==> flow/design.v <==
module converter_ascii_number (
	input [7:0] ascii_in,
	output[7:0] number_out);
	assign number_out = ascii_in;
endmodule
module operator_converter (
	input [7:0] in,
	output [7:0] out
);
localparam ADD = 0,
			SUB = 1,
			MULT = 2,
			DIV = 3;
assign out = (in == 8'd20) ? ADD : (in == 8'd21) ? SUB : (in == 8'd22) ? MULT : DIV;
endmodule
module convert_to_number
(
	input [7:0] num0,
	input [7:0] num1,
	input [7:0] num2,
	input [1:0] mode,
	output reg [7:0] out
);
always @(*) begin
	if (mode == 2'd0) begin
		out = num0;
	end
	else if (mode == 2'd1) begin
		out = num0*10 + num1;
	end
	else begin
		out = num0*100 + num1*10 + num2;
	end
end
endmodule
module divider (
	input clk,
	output rfd,
	input [7:0] dividend,
	input [7:0] divisor,
	output [7:0] quotient,
	output [7:0] fractional
);
	assign rfd = 1'b1;
	assign quotient = (divisor == 8'd0) ? 8'hFF : dividend / divisor;
	assign fractional = (divisor == 8'd0) ? dividend : dividend % divisor;
endmodule
module stack #(parameter size = 100)(
	input rst,
	input clk,
	input [7:0] data_in,
	input push_en,
	input pop_en,
	output [7:0] data_out,
	output is_empty	
);
	reg [7: 0] mem[size-1:0];
	reg[7:0] sp;
	always @(posedge clk) begin : proc_push
		if (rst)
			sp <= 0;
		else begin
			if (push_en) begin
				mem[sp] <= data_in;
				sp <= sp + 1;
			end
			if (pop_en) begin
					sp <= sp - 1'd1;
			end
		end
	end
	assign is_empty = (sp == 0);
	assign data_out = is_empty ? 8'd0 : mem[sp-1];
endmodule
module datapath (
	input clk,
	input rst,
	input num0_en,
	input num1_en,
	input num2_en,
	input index_cnt,
	input sel,
	input [1:0] mode,
	input operand_push,
	input operand_pop,
	input operator_push,
	input operator_pop,
	input num_clr,
	input result_en,
	input op1_en,
	input op2_en,
	input operator_en,
	output is_operand,
	output is_operator,
	output is_lt,
	output is_empty,
	output is_hash,
	output [7:0] data_out,
	output [7:0] rm,
	output rfd,
	output is_div,
	output op_is_empty,
	input [7:0] rom_data_in,
	output [6:0] rom_addr
);
localparam ADD = 0,
			SUB = 1,
			MULT = 2,
			DIV = 3;
wire [7:0] rom_data;
wire [7:0] converted_operator;
wire [7:0] converted_asci;
wire [7:0] convereted_decimal;
wire [7:0] top_operator;
wire [7:0] top_operand;
wire [7:0] operand_data_in;
wire [7:0] operator_data_in;
wire [7:0] divider_out, fractional;
wire operand_empty;
reg [7:0] num0, num1, num2;
reg [6:0] rom_index;
reg [7:0] result;
reg [7:0] op1, op2;
reg [7:0] operator;
assign rm = op2;
assign op_is_empty = is_empty;
assign rom_data = rom_data_in;
assign rom_addr = rom_index;
converter_ascii_number ascii_converter(rom_data, converted_asci);
convert_to_number decimal_converter(num0, num1, num2, mode, convereted_decimal);
operator_converter operator_converter(rom_data, converted_operator);
stack operands(.rst(rst), .clk(clk), .data_in(operand_data_in), .push_en(operand_push), .pop_en(operand_pop), .data_out(top_operand), .is_empty(operand_empty));
stack operators(.rst(rst), .clk(clk), .data_in(converted_operator), .push_en(operator_push), .pop_en(operator_pop), .data_out(top_operator), .is_empty(is_empty));
divider divider (
	.clk(clk),  
	.rfd(rfd),  
	.dividend(op1),  
	.divisor(op2),  
	.quotient(divider_out),  
	.fractional(fractional)
);  
assign is_div = top_operator == DIV;
assign data_out = top_operand;
assign operand_data_in = sel ? result : convereted_decimal;
assign is_operand = (rom_data >= 0 && rom_data < 10) ? 1 : 0;
assign is_operator = (rom_data >= 20 && rom_data <= 30) ? 1 : 0;
assign is_hash = rom_data == 8'd10;
assign is_lt = is_empty? 0: (converted_operator==ADD && (top_operator==SUB || top_operator==MULT || top_operator==DIV))
 		|| (converted_operator==SUB && (top_operator==MULT || top_operator==DIV)) 
		|| (converted_operator==DIV && (top_operator==MULT || top_operator==DIV));
always @(posedge clk) begin
	if (rst || num_clr) begin
		num0 <= 0;
		num1 <= 0;
		num2 <= 0;
	end
	else if (num0_en)
		num0 <= rom_data;
	else if (num1_en)
		num1 <= rom_data;
	else if (num2_en)
		num2 <= rom_data;
end
always @(posedge clk) begin
	if (rst) begin
		op1 <= 0;
		op2 <= 0;
	end
	else if (op1_en)
		op1 <= top_operand;
	else if (op2_en)
		op2 <= top_operand; 
end
always @(posedge clk) begin
	if (rst)
		operator <= 0;
	else if (operator_en)
		operator <= top_operator;
end
always @(posedge clk) begin
	if (rst)
		rom_index <= 0;
	else if (index_cnt)
		rom_index <= rom_index + 1;
end
always @(*) begin
	result = 0;
	begin
		if (operator == ADD) result = op1 + op2;
		else if (operator == SUB) result = op1 - op2;
		else if (operator == MULT) result = op1 * op2;
		else if (operator == DIV) result = divider_out;
	end
end
endmodule
module controller(
	input clk,
	input rst,
	input start,
	input is_operand,
	input is_operator,
	input is_lt,
	input is_empty,
	input is_hash,
	input is_div,
	input op_is_empty,
	output reg num0_en,
	output reg num1_en,
	output reg num2_en,
	output reg index_cnt,
	output reg sel,
	output reg operand_push,
	output reg operator_push,
	output reg operand_pop,
	output reg operator_pop,
	output reg num_clr,
	output reg result_en,
	output reg op1_en,
	output reg op2_en,
	output reg operator_en,
	output [1:0] mode,
	output reg done,
	output reg [4:0] ps
);
reg [4:0] ns, div_count;
reg [1:0] count;
assign mode = count-1;
always @(*) begin
	ns = 5'd0;
	case (ps)
		5'd0: if(start) ns = 1;
			else ns = 0;
		5'd1: if(is_operand) ns = 2;
			  else if(is_hash) ns = 9;
		5'd3: if(is_operator && is_lt==0) ns = 8;
				else if(is_operator && is_lt) ns = 17;
				else if (is_operand) ns=2;
			  else if(is_hash) ns = 9;
		5'd8: ns = 1;
		5'd10: if(op_is_empty) ns = 16;
				else ns = 11;
		5'd14: if(is_div &&  div_count<15 ) ns = 5'd14;
				else ns = 5'd15;
		5'd15: if(op_is_empty) ns = 16;
				else ns = 10;
		5'd16: ns = 16;
		5'd22: if(div_count<15 && is_div) ns = 5'd22;
				else ns = 5'd23;
		5'd24: ns = 1;
		default: ns = ps + 1;
	endcase
end
always @(posedge clk) begin
	if (rst) begin
		ps <= 5'd0;
		div_count <= 0;
	end
	else begin
		ps <= ns;
		if (ps==10)
			div_count <= 0;
		if (is_div && ps>10)
			div_count <= div_count + 1;
		if (ps==2)
			count <= count + 1;
		if (ps==1) begin
			count <= 0;
		end
	end
end
always @(*) begin
	num0_en = 0;
	num1_en = 0;
	num2_en = 0;
	index_cnt = 0;
	sel = 0;
	operand_push = 0;
	operator_push = 0;
	operand_pop = 0;
	operator_pop = 0;
	num_clr = 0;
	result_en = 0;
	op1_en = 0;
	op2_en = 0;
	operator_en = 0;
	done = 0;
	case (ps)
		5'd1:begin
			num_clr = 1;
		end
		5'd2: begin
			if (count==0)
				num0_en = 1;
			else if(count==1)
				num1_en = 1;
			else if (count==2)
				num2_en = 1;
			index_cnt = 1;
		end
		5'd8: begin
			operand_push = 1;
			operator_push = 1;
			index_cnt = 1;
		end
		5'd9: begin
			operand_push = 1;
		end
		5'd10: begin
			op2_en = 1;
			operator_en = 1;
		end
		5'd11: begin
			operand_pop = 1;
		end
		5'd12: begin
			op1_en = 1;
		end
		5'd13: begin
			operand_pop = 1;
		end
		5'd15: begin
			result_en = 1;
			operator_pop = 1;
			sel = 1;
			operand_push = 1;
		end
		5'd16: begin
			done = 1;
		end
		5'd17: begin
			operand_push = 1;
		end
		5'd18: begin
			op2_en = 1;
			operator_en = 1;
		end
		5'd19: begin
			operand_pop = 1;
		end
		5'd20: begin
			op1_en = 1;
		end
		5'd21: begin
			operand_pop = 1;
		end
		5'd23: begin
			operator_pop = 1;
			result_en = 1;
		end
		5'd24: begin
			sel = 1;
			operand_push = 1;
			operator_push = 1;
			index_cnt = 1;
		end
		default:
			sel = 0;
	endcase
end
endmodule
module calculator
(	
	input clk, 
	input rst,
	input start,
	input [7:0] rom_data,
	output [6:0] rom_addr,
	output done,
	output [7:0] result
);
wire is_operand, is_operator, is_lt, is_empty, is_hash,
	num0_en, num1_en, num2_en, index_cnt, sel, operand_push, operator_push,
	operand_pop, operator_pop, num_clr, result_en, op1_en, op2_en, operator_en, rfd, is_div, op_is_empty;
wire [1:0] mode;
wire [7:0] data_out, inx;
wire [4:0] ps;
controller ctrl(clk, rst, start, is_operand, is_operator, is_lt, is_empty, is_hash, is_div, op_is_empty,
				num0_en, num1_en, num2_en, index_cnt, sel, operand_push, operator_push,
				operand_pop, operator_pop, num_clr, result_en, op1_en, op2_en,
				operator_en, mode, done, ps);
datapath dp(clk, rst, num0_en, num1_en, num2_en, index_cnt, sel, mode, operand_push,
			operand_pop, operator_push, operator_pop, num_clr, result_en, op1_en,
			op2_en, operator_en, is_operand, is_operator, is_lt, is_empty, is_hash, data_out, inx, rfd, is_div, op_is_empty,
			rom_data, rom_addr);
assign result = data_out;
endmodule
Memo
Re: synthesis data of calculator

-- Reports on calculator
Module calculator before and after one edit of its RTL, step after step.
Lines under "before" count in the file above, lines under "after" in the edited file.
"difference": "after" minus "before" as printed here. "relative change": 100 x difference / "before".
Cell names lack the library's common part.
A cell with -- has no value.
- top module: calculator
- clock: clk
- library: sky130hd
- library corner: tt_025C_1v80

-- Diff
The edit as a unified diff against the file above.
A script made this edit. It changes what the design does and was not meant as an optimisation.
begin of diff
@@ -189,5 +189,5 @@
 		if (operator == ADD) result = op1 + op2;
 		else if (operator == SUB) result = op1 - op2;
-		else if (operator == MULT) result = op1 * op2;
+		else if (operator >= MULT) result = op1 * op2;
 		else if (operator == DIV) result = divider_out;
 	end
end of diff

-- After elaboration
Yosys after proc, flatten, opt, wreduce and memory -nomap, before mapping. Memory bits, and registers merged into a memory's read port (data or address), are not among the register bits. Print and check cells are not counted.
Memory sizes are those after Yosys's memory passes, which may raise the word count (mostly to a power of two), join words into wider ones and drop unused or constant bits.
- storage and ports (item ; before ; after ; difference ; relative change (%)):
    memories ; 2 ; 2 ; 0 ; 0.00
    output and inout port bits ; 16 ; 16 ; 0 ; 0.00
    bits of input ports ; 11 ; 11 ; 0 ; 0.00
    register bits after elaboration ; 83 ; 83 ; 0 ; 0.00
    memory bits (writable) ; 1600 ; 1600 ; 0 ; 0.00
- memories (item ; before ; after):
    shape (words x width / read and write ports) ; dp.operands.mem 100x8 r1 w1; dp.operators.mem 100x8 r1 w1 ; dp.operands.mem 100x8 r1 w1; dp.operators.mem 100x8 r1 w1
- operators by class (item ; before ; after ; difference ; relative change (%)):
    reduce/logical cells ; 39 ; 39 ; 0 ; 0.00
    bitwise logic cells ; 5 ; 5 ; 0 ; 0.00
    multipliers ; 4 ; 4 ; 0 ; 0.00
    div/mod/pow operators ; 1 ; 1 ; 0 ; 0.00
    add/subtract/negate cells ; 16 ; 16 ; 0 ; 0.00
    equality and inequality tests ; 35 ; 34 ; -1 ; -2.86
    muxes and demuxes ; 64 ; 64 ; 0 ; 0.00
    magnitude comparators ; 6 ; 7 ; +1 ; +16.67
- operators by type and width (operator ; before ; after ; difference ; relative change (%)):
    == test 8 x 2 -> 1 bit (second input constant) ; 4 ; 3 ; -1 ; -25.00
    greater-or-equal comparator 8 x 2 -> 1 bit (second input constant) ; 0 ; 1 ; +1 ; --
Unchanged operator kinds not shown: 48.

-- Depth
Yosys ltp: most cells in a row. Word level: on the elaborated netlist, between registers, memories and ports. Mapped: between sequential cells and ports; inverters and the memories' decode and read muxes count.
- logic depth (item ; before ; after ; difference ; relative change (%)):
    word-level depth ; 13 ; 13 ; 0 ; 0.00
    ABC_AREA ; 0 ; 0 ; -- ; --
    depth in mapped cells ; 57 ; 18 ; -39 ; -68.42

-- Netlist
The flow's flattened synthesis, as Yosys stat reports it; memories are mapped. The netlist is that of the ABC_AREA named above (0 if unset); the other value can give another one.
- mapped netlist (item ; before ; after ; difference ; relative change (%)):
    flip-flops ; 1077 ; 1077 ; 0 ; 0.00
    standard cells after synthesis ; 2760 ; 2583 ; -177 ; -6.41
    cell area after synthesis (µm²) ; 47456.8 ; 46004.1 ; -1452.7 ; -3.06
- cells by type (type ; before ; after ; difference ; relative change (%)):
    ha_1 ; 125 ; 89 ; -36 ; -28.80
    nor3_1 ; 86 ; 66 ; -20 ; -23.26
    buf_2 ; 33 ; 16 ; -17 ; -51.52
    nand2b_1 ; 23 ; 6 ; -17 ; -73.91
    o21a_1 ; 20 ; 3 ; -17 ; -85.00
    a21o_1 ; 26 ; 15 ; -11 ; -42.31
    o21ai_0 ; 48 ; 38 ; -10 ; -20.83
    mux2_2 ; 14 ; 4 ; -10 ; -71.43
    buf_1 ; 9 ; 19 ; +10 ; +111.11
    inv_1 ; 84 ; 76 ; -8 ; -9.52
    xnor2_1 ; 60 ; 52 ; -8 ; -13.33
    nand2_1 ; 79 ; 73 ; -6 ; -7.59
    and2_1 ; 17 ; 11 ; -6 ; -35.29
    mux4_1 ; 10 ; 4 ; -6 ; -60.00
    o22ai_1 ; 9 ; 3 ; -6 ; -66.67
    mux4_2 ; 302 ; 307 ; +5 ; +1.66
    a21oi_1 ; 71 ; 76 ; +5 ; +7.04
    mux2i_1 ; 47 ; 52 ; +5 ; +10.64
Unchanged cell types not shown: 14.
Not every row of either side is listed.
The figures by module come from a second, unflattened synthesis with its own total; it is not the netlist above.
- second synthesis, totals (item ; before ; after ; difference ; relative change (%)):
    cells (unflattened synthesis) ; 4039 ; 4010 ; -29 ; -0.72
    area total of the unflattened synthesis (µm²) ; 71883.9 ; 71785.1 ; -98.8 ; -0.14
Rows give one instance, submodules left out.
- by module, before (module ; cells ; times used ; area (µm²)):
    stack ; 1498 ; 2 ; 31799.2
    datapath ; 470 ; 1 ; 3839.9
    divider ; 293 ; 1 ; 2100.8
    convert_to_number ; 135 ; 1 ; 1168.6
    controller ; 133 ; 1 ; 1097.3
    operator_converter ; 12 ; 1 ; 78.8
    calculator ; 0 ; 1 ; 0.0
- by module, after (module ; cells ; times used ; area (µm²)):
    stack ; 1498 ; 2 ; 31799.2
    datapath ; 441 ; 1 ; 3741.1
    divider ; 293 ; 1 ; 2100.8
    convert_to_number ; 135 ; 1 ; 1168.6
    controller ; 133 ; 1 ; 1097.3
    operator_converter ; 12 ; 1 ; 78.8
    calculator ; 0 ; 1 ; 0.0

-- Worst setup path after synthesis
OpenSTA on the mapped netlist: ideal clock, no wires. The path of least setup slack (recovery checks aside). Input and output delay are each 20% of the period. Register names are those of the netlist, which keeps one name where synthesis merged equal registers.
- timing path after synthesis (item ; before ; after ; difference ; relative change (%)):
    path type ; register -> register ; register -> output ; -- ; --
    from ; register dp.op2[7] ; register dp.operands.sp[0] ; -- ; --
    to ; memory dp.operands.mem[0][0] ; output result[6] ; -- ; --
    setup slack (ns) ; -3.330 ; 4.982 ; +8.312 ; --
    launch time at the first pin (ns) ; 0.000 ; 0.000 ; 0.000 ; --
    arrival (ns) ; 14.326 ; 4.618 ; -9.708 ; -67.76
    clock period (ns) ; 12.0 ; 12.0 ; 0.0 ; 0.00
    path buffers ; 1 ; 7 ; +6 ; +600.00
    delay of the path (ns) ; 15.331 ; 4.618 ; -10.713 ; -69.88
    setup time (ns) ; 1.005 ; -- ; -- ; --
    driving pins on the path ; 47 ; 15 ; -32 ; -68.09
    synthesis period reached (ns) ; 15.33 ; 7.018 ; -8.312 ; -54.22
"delay of the path" is the arrival time less input delay plus setup time.
A path that ends at an output port has no setup time.
"driving pins on the path": output pins that drive a net of the path, with the launching flip-flop's if there is one; two outputs of one cell count as two.
"synthesis period reached" = period - worst setup slack (recovery checks aside). The figure is calculated, with input and output delays left at 20% of the set period.
The rows between start and end are the longest chain of elaborated cells between them; the timing report does not say that the signal goes this way. Where chains are equally long, one stands for them.
A line is the first line of the expression or statement that the cell stems from. Yosys adds cells for indexed reads and writes and turns some case tables into memories.
The chain passes a memory read, where the word-level depth is cut; so it can be longer than that depth.
At most two assigning lines are given for a register; there are more.
Between the ends, after synthesis, before:
- path through: dfxtp_1 > nor4_1 > nand2_1 > nor2_1 > a21oi_1 > ha_1 > or3_1 > nand3_1 > o221ai_1 > ha_1 > o21a_1 > o211ai_1 > mux2_2 > ha_1 > o21a_1 > o21a_1 > o21ai_1 > mux2_2 > [... 11 more ...] > o211ai_1 > clkbuf_1 > mux2_2 > ha_1 > o21a_1 > o21ai_0 > a21boi_0 > o211ai_1 > nand2_1 > mux2_2 > ha_1 > a21o_1 > a21o_1 > a21o_1 > a21o_1 > a21o_1 > a211oi_1 > o31ai_1
- ends and longest elaborated chain, after synthesis, before (item ; RTL line ; text):
    from (decl) ; 123 ; reg [7:0] op1, op2;
    from (assign) ; 167 ; op2 <= 0;
    from (assign) ; 172 ; op2 <= top_operand;
    to (decl) ; 57 ; reg [7: 0] mem[size-1:0];
before: No chain of elaborated cells between the ends is given.
Between the ends, after synthesis, after:
- path through: dfxtp_1 > clkbuf_1 > buf_2 > buf_2 > buf_2 > buf_2 > inv_1 > ha_1 > xnor2_1 > buf_1 > buf_1 > mux4_2 > mux4_2 > a21oi_1 > nor2_1
- cells in the longest elaborated chain: 3
- noted elaborated cells between the ends (all ways): 4
- source lines of those cells: 3
- ends and longest elaborated chain, after synthesis, after (item ; RTL line ; text):
    from (decl) ; 58 ; reg[7:0] sp;
    from (assign) ; 65 ; sp <= sp + 1;
    from (assign) ; 68 ; sp <= sp - 1'd1;
    subtractor 7 x 1 -> 7 bit ; 73 ; assign data_out = is_empty ? 8'd0 : mem[sp-1];
    memory (100 x 8 bit) ; 57 ; reg [7: 0] mem[size-1:0];
    two-way mux 8 bit ; 73 ;
    to (decl) ; 369 ; output [7:0] result

-- Worst path after layout
From the final timing report of each run of pair A: the path of least setup slack in the routed layout; clock arrival at registers is part of the times.
- timing path after layout (item ; before ; after ; difference ; relative change (%)):
    path type ; register -> register ; register -> output ; -- ; --
    from ; register dp.op2[5] ; register dp.operands.sp[0] ; -- ; --
    to ; memory dp.operands.mem[48][0] ; output result[0] ; -- ; --
    driving pins on the path ; 61 ; 10 ; -51 ; -83.61
    setup time (ns) ; 0.24 ; -- ; -- ; --
    arrival (ns) ; 11.97 ; 6.08 ; -5.89 ; -49.21
    path buffers ; 5 ; 2 ; -3 ; -60.00
    launch time at the first pin (ns) ; 0.65 ; 0.69 ; +0.04 ; +6.15
    clock period (ns) ; 11.7 ; 11.7 ; 0.0 ; 0.00
    setup slack (ns) ; 0.15 ; 3.28 ; +3.13 ; --
The rows between start and end are the longest chain of elaborated cells between them; the timing report does not say that the signal goes this way. Where chains are equally long, one stands for them.
The chain passes a memory read, where the word-level depth is cut; so it can be longer than that depth.
At most two assigning lines are given for a register; there are more.
Between the ends, after layout, before:
- path through: dfxtp_4 > nor4_4 > nand2_2 > nor2_4 > a21oi_2 > ha_1 > buf_4 > o21a_1 > a21oi_2 > ha_1 > o21a_1 > o21a_1 > o211ai_1 > nand2_1 > o21ai_4 > ha_4 > o21a_1 > o21a_1 > [... 25 more ...] > o21ai_2 > a21boi_2 > o211ai_1 > nand2_2 > nor2_2 > a21oi_2 > ha_1 > a21o_1 > a21o_1 > a21o_1 > a21o_1 > a21o_1 > a21o_1 > a211oi_4 > o31ai_4 > buf_12 > buf_12 > clkbuf_16
- ends and longest elaborated chain, after layout, before (item ; RTL line ; text):
    from (decl) ; 123 ; reg [7:0] op1, op2;
    from (assign) ; 167 ; op2 <= 0;
    from (assign) ; 172 ; op2 <= top_operand;
    to (decl) ; 57 ; reg [7: 0] mem[size-1:0];
before: No chain of elaborated cells between the ends is given.
Some nets on the timed path still bear RTL names; the line given drives or declares the net.
- named nets, after layout, before (signal ; RTL line ; text):
    dp.operand_data_in[0] ; 144 ; assign operand_data_in = sel ? result : convereted_decimal;
Between the ends, after layout, after:
- path through: dfxtp_4 > inv_1 > ha_4 > buf_12 > mux4_2 > mux4_2 > mux4_2 > a21oi_1 > nor2_1 > clkdlybuf4s50_1
- cells in the longest elaborated chain: 3
- noted elaborated cells between the ends (all ways): 4
- source lines of those cells: 3
- ends and longest elaborated chain, after layout, after (item ; RTL line ; text):
    from (decl) ; 58 ; reg[7:0] sp;
    from (assign) ; 65 ; sp <= sp + 1;
    from (assign) ; 68 ; sp <= sp - 1'd1;
    subtractor 7 x 1 -> 7 bit ; 73 ; assign data_out = is_empty ? 8'd0 : mem[sp-1];
    memory (100 x 8 bit) ; 57 ; reg [7: 0] mem[size-1:0];
    two-way mux 8 bit ; 73 ;
    to (decl) ; 369 ; output [7:0] result

-- Layout results
Both versions went through the flow (Yosys, OpenROAD) with the same settings in each pair. Constraints: input delay and output delay 20% of the set period each, output load 0.01 pF.
Settings, pair A:
- CORE_UTILIZATION: 40
- period_ns at 11.7
- CAP_MARGIN at 20
- CORE_MARGIN: 2
- SLEW_MARGIN: 20
- measured results, pair A (item ; before ; after ; difference ; relative change (%)):
    standard-cell area after layout (µm²) ; 54026.8 ; 51635.8 ; -2391.0 ; -4.43
    clock period achieved (ns) ; 11.546 ; 8.423 ; -3.123 ; -27.05
    synthesis area (µm²) ; 47456.8 ; 46004.1 ; -1452.7 ; -3.06
    worst hold slack in the final report (ns) ; 0.505 ; 0.493 ; -0.012 ; --
    power consumption (uW) ; 10598 ; 10238 ; -360 ; -3.40
    setup total negative slack (ns) ; 0.000 ; 0.000 ; 0.000 ; --
    utilization after routing (%) ; 45.8 ; 45.2 ; -0.6 ; --
    overall die area (µm²) ; 121414.0 ; 117738.0 ; -3676.0 ; -3.03
    worst setup slack after layout (ns) ; 0.154 ; 3.277 ; +3.123 ; --
Settings, pair B:
- ABC_AREA: 1
- noted CELL_PAD_IN_SITES_DETAIL_PLACEMENT: 0
- CORE_UTILIZATION: 61
- noted CTS_CLUSTER_SIZE: 27
- GPL_ROUTABILITY_DRIVEN at 0
- noted GPL_TIMING_DRIVEN: 0
- HOLD_SLACK_MARGIN at 0.29
- MAX_ROUTING_LAYER: met4
- noted PLACE_DENSITY_LB_ADDON: 0.09
- noted SETUP_SLACK_MARGIN: 2.02
- SLEW_MARGIN: 25
- period_ns at 11.5
- CAP_MARGIN at 20
- CORE_MARGIN: 2
- measured results, pair B (item ; before ; after ; difference ; relative change (%)):
    standard-cell area after layout (µm²) ; 56621.8 ; 53652.7 ; -2969.1 ; -5.24
    clock period achieved (ns) ; 9.445 ; 9.312 ; -0.133 ; -1.41
    synthesis area (µm²) ; 49490.0 ; 47717.0 ; -1773.0 ; -3.58
    worst hold slack in the final report (ns) ; 0.474 ; 0.462 ; -0.012 ; --
    setup total negative slack (ns) ; 0.000 ; 0.000 ; 0.000 ; --
    utilization after routing (%) ; 70.4 ; 69.3 ; -1.1 ; --
    overall die area (µm²) ; 83425.7 ; 80477.2 ; -2948.5 ; -3.53
    worst setup slack after layout (ns) ; 2.055 ; 2.188 ; +0.133 ; --
"clock period achieved" means the clock period less the worst setup slack. The figure is calculated, with input and output delays left at 20% of the set period.
"power consumption" rests on the timing tool's default activity at the inputs, not on a simulated workload.
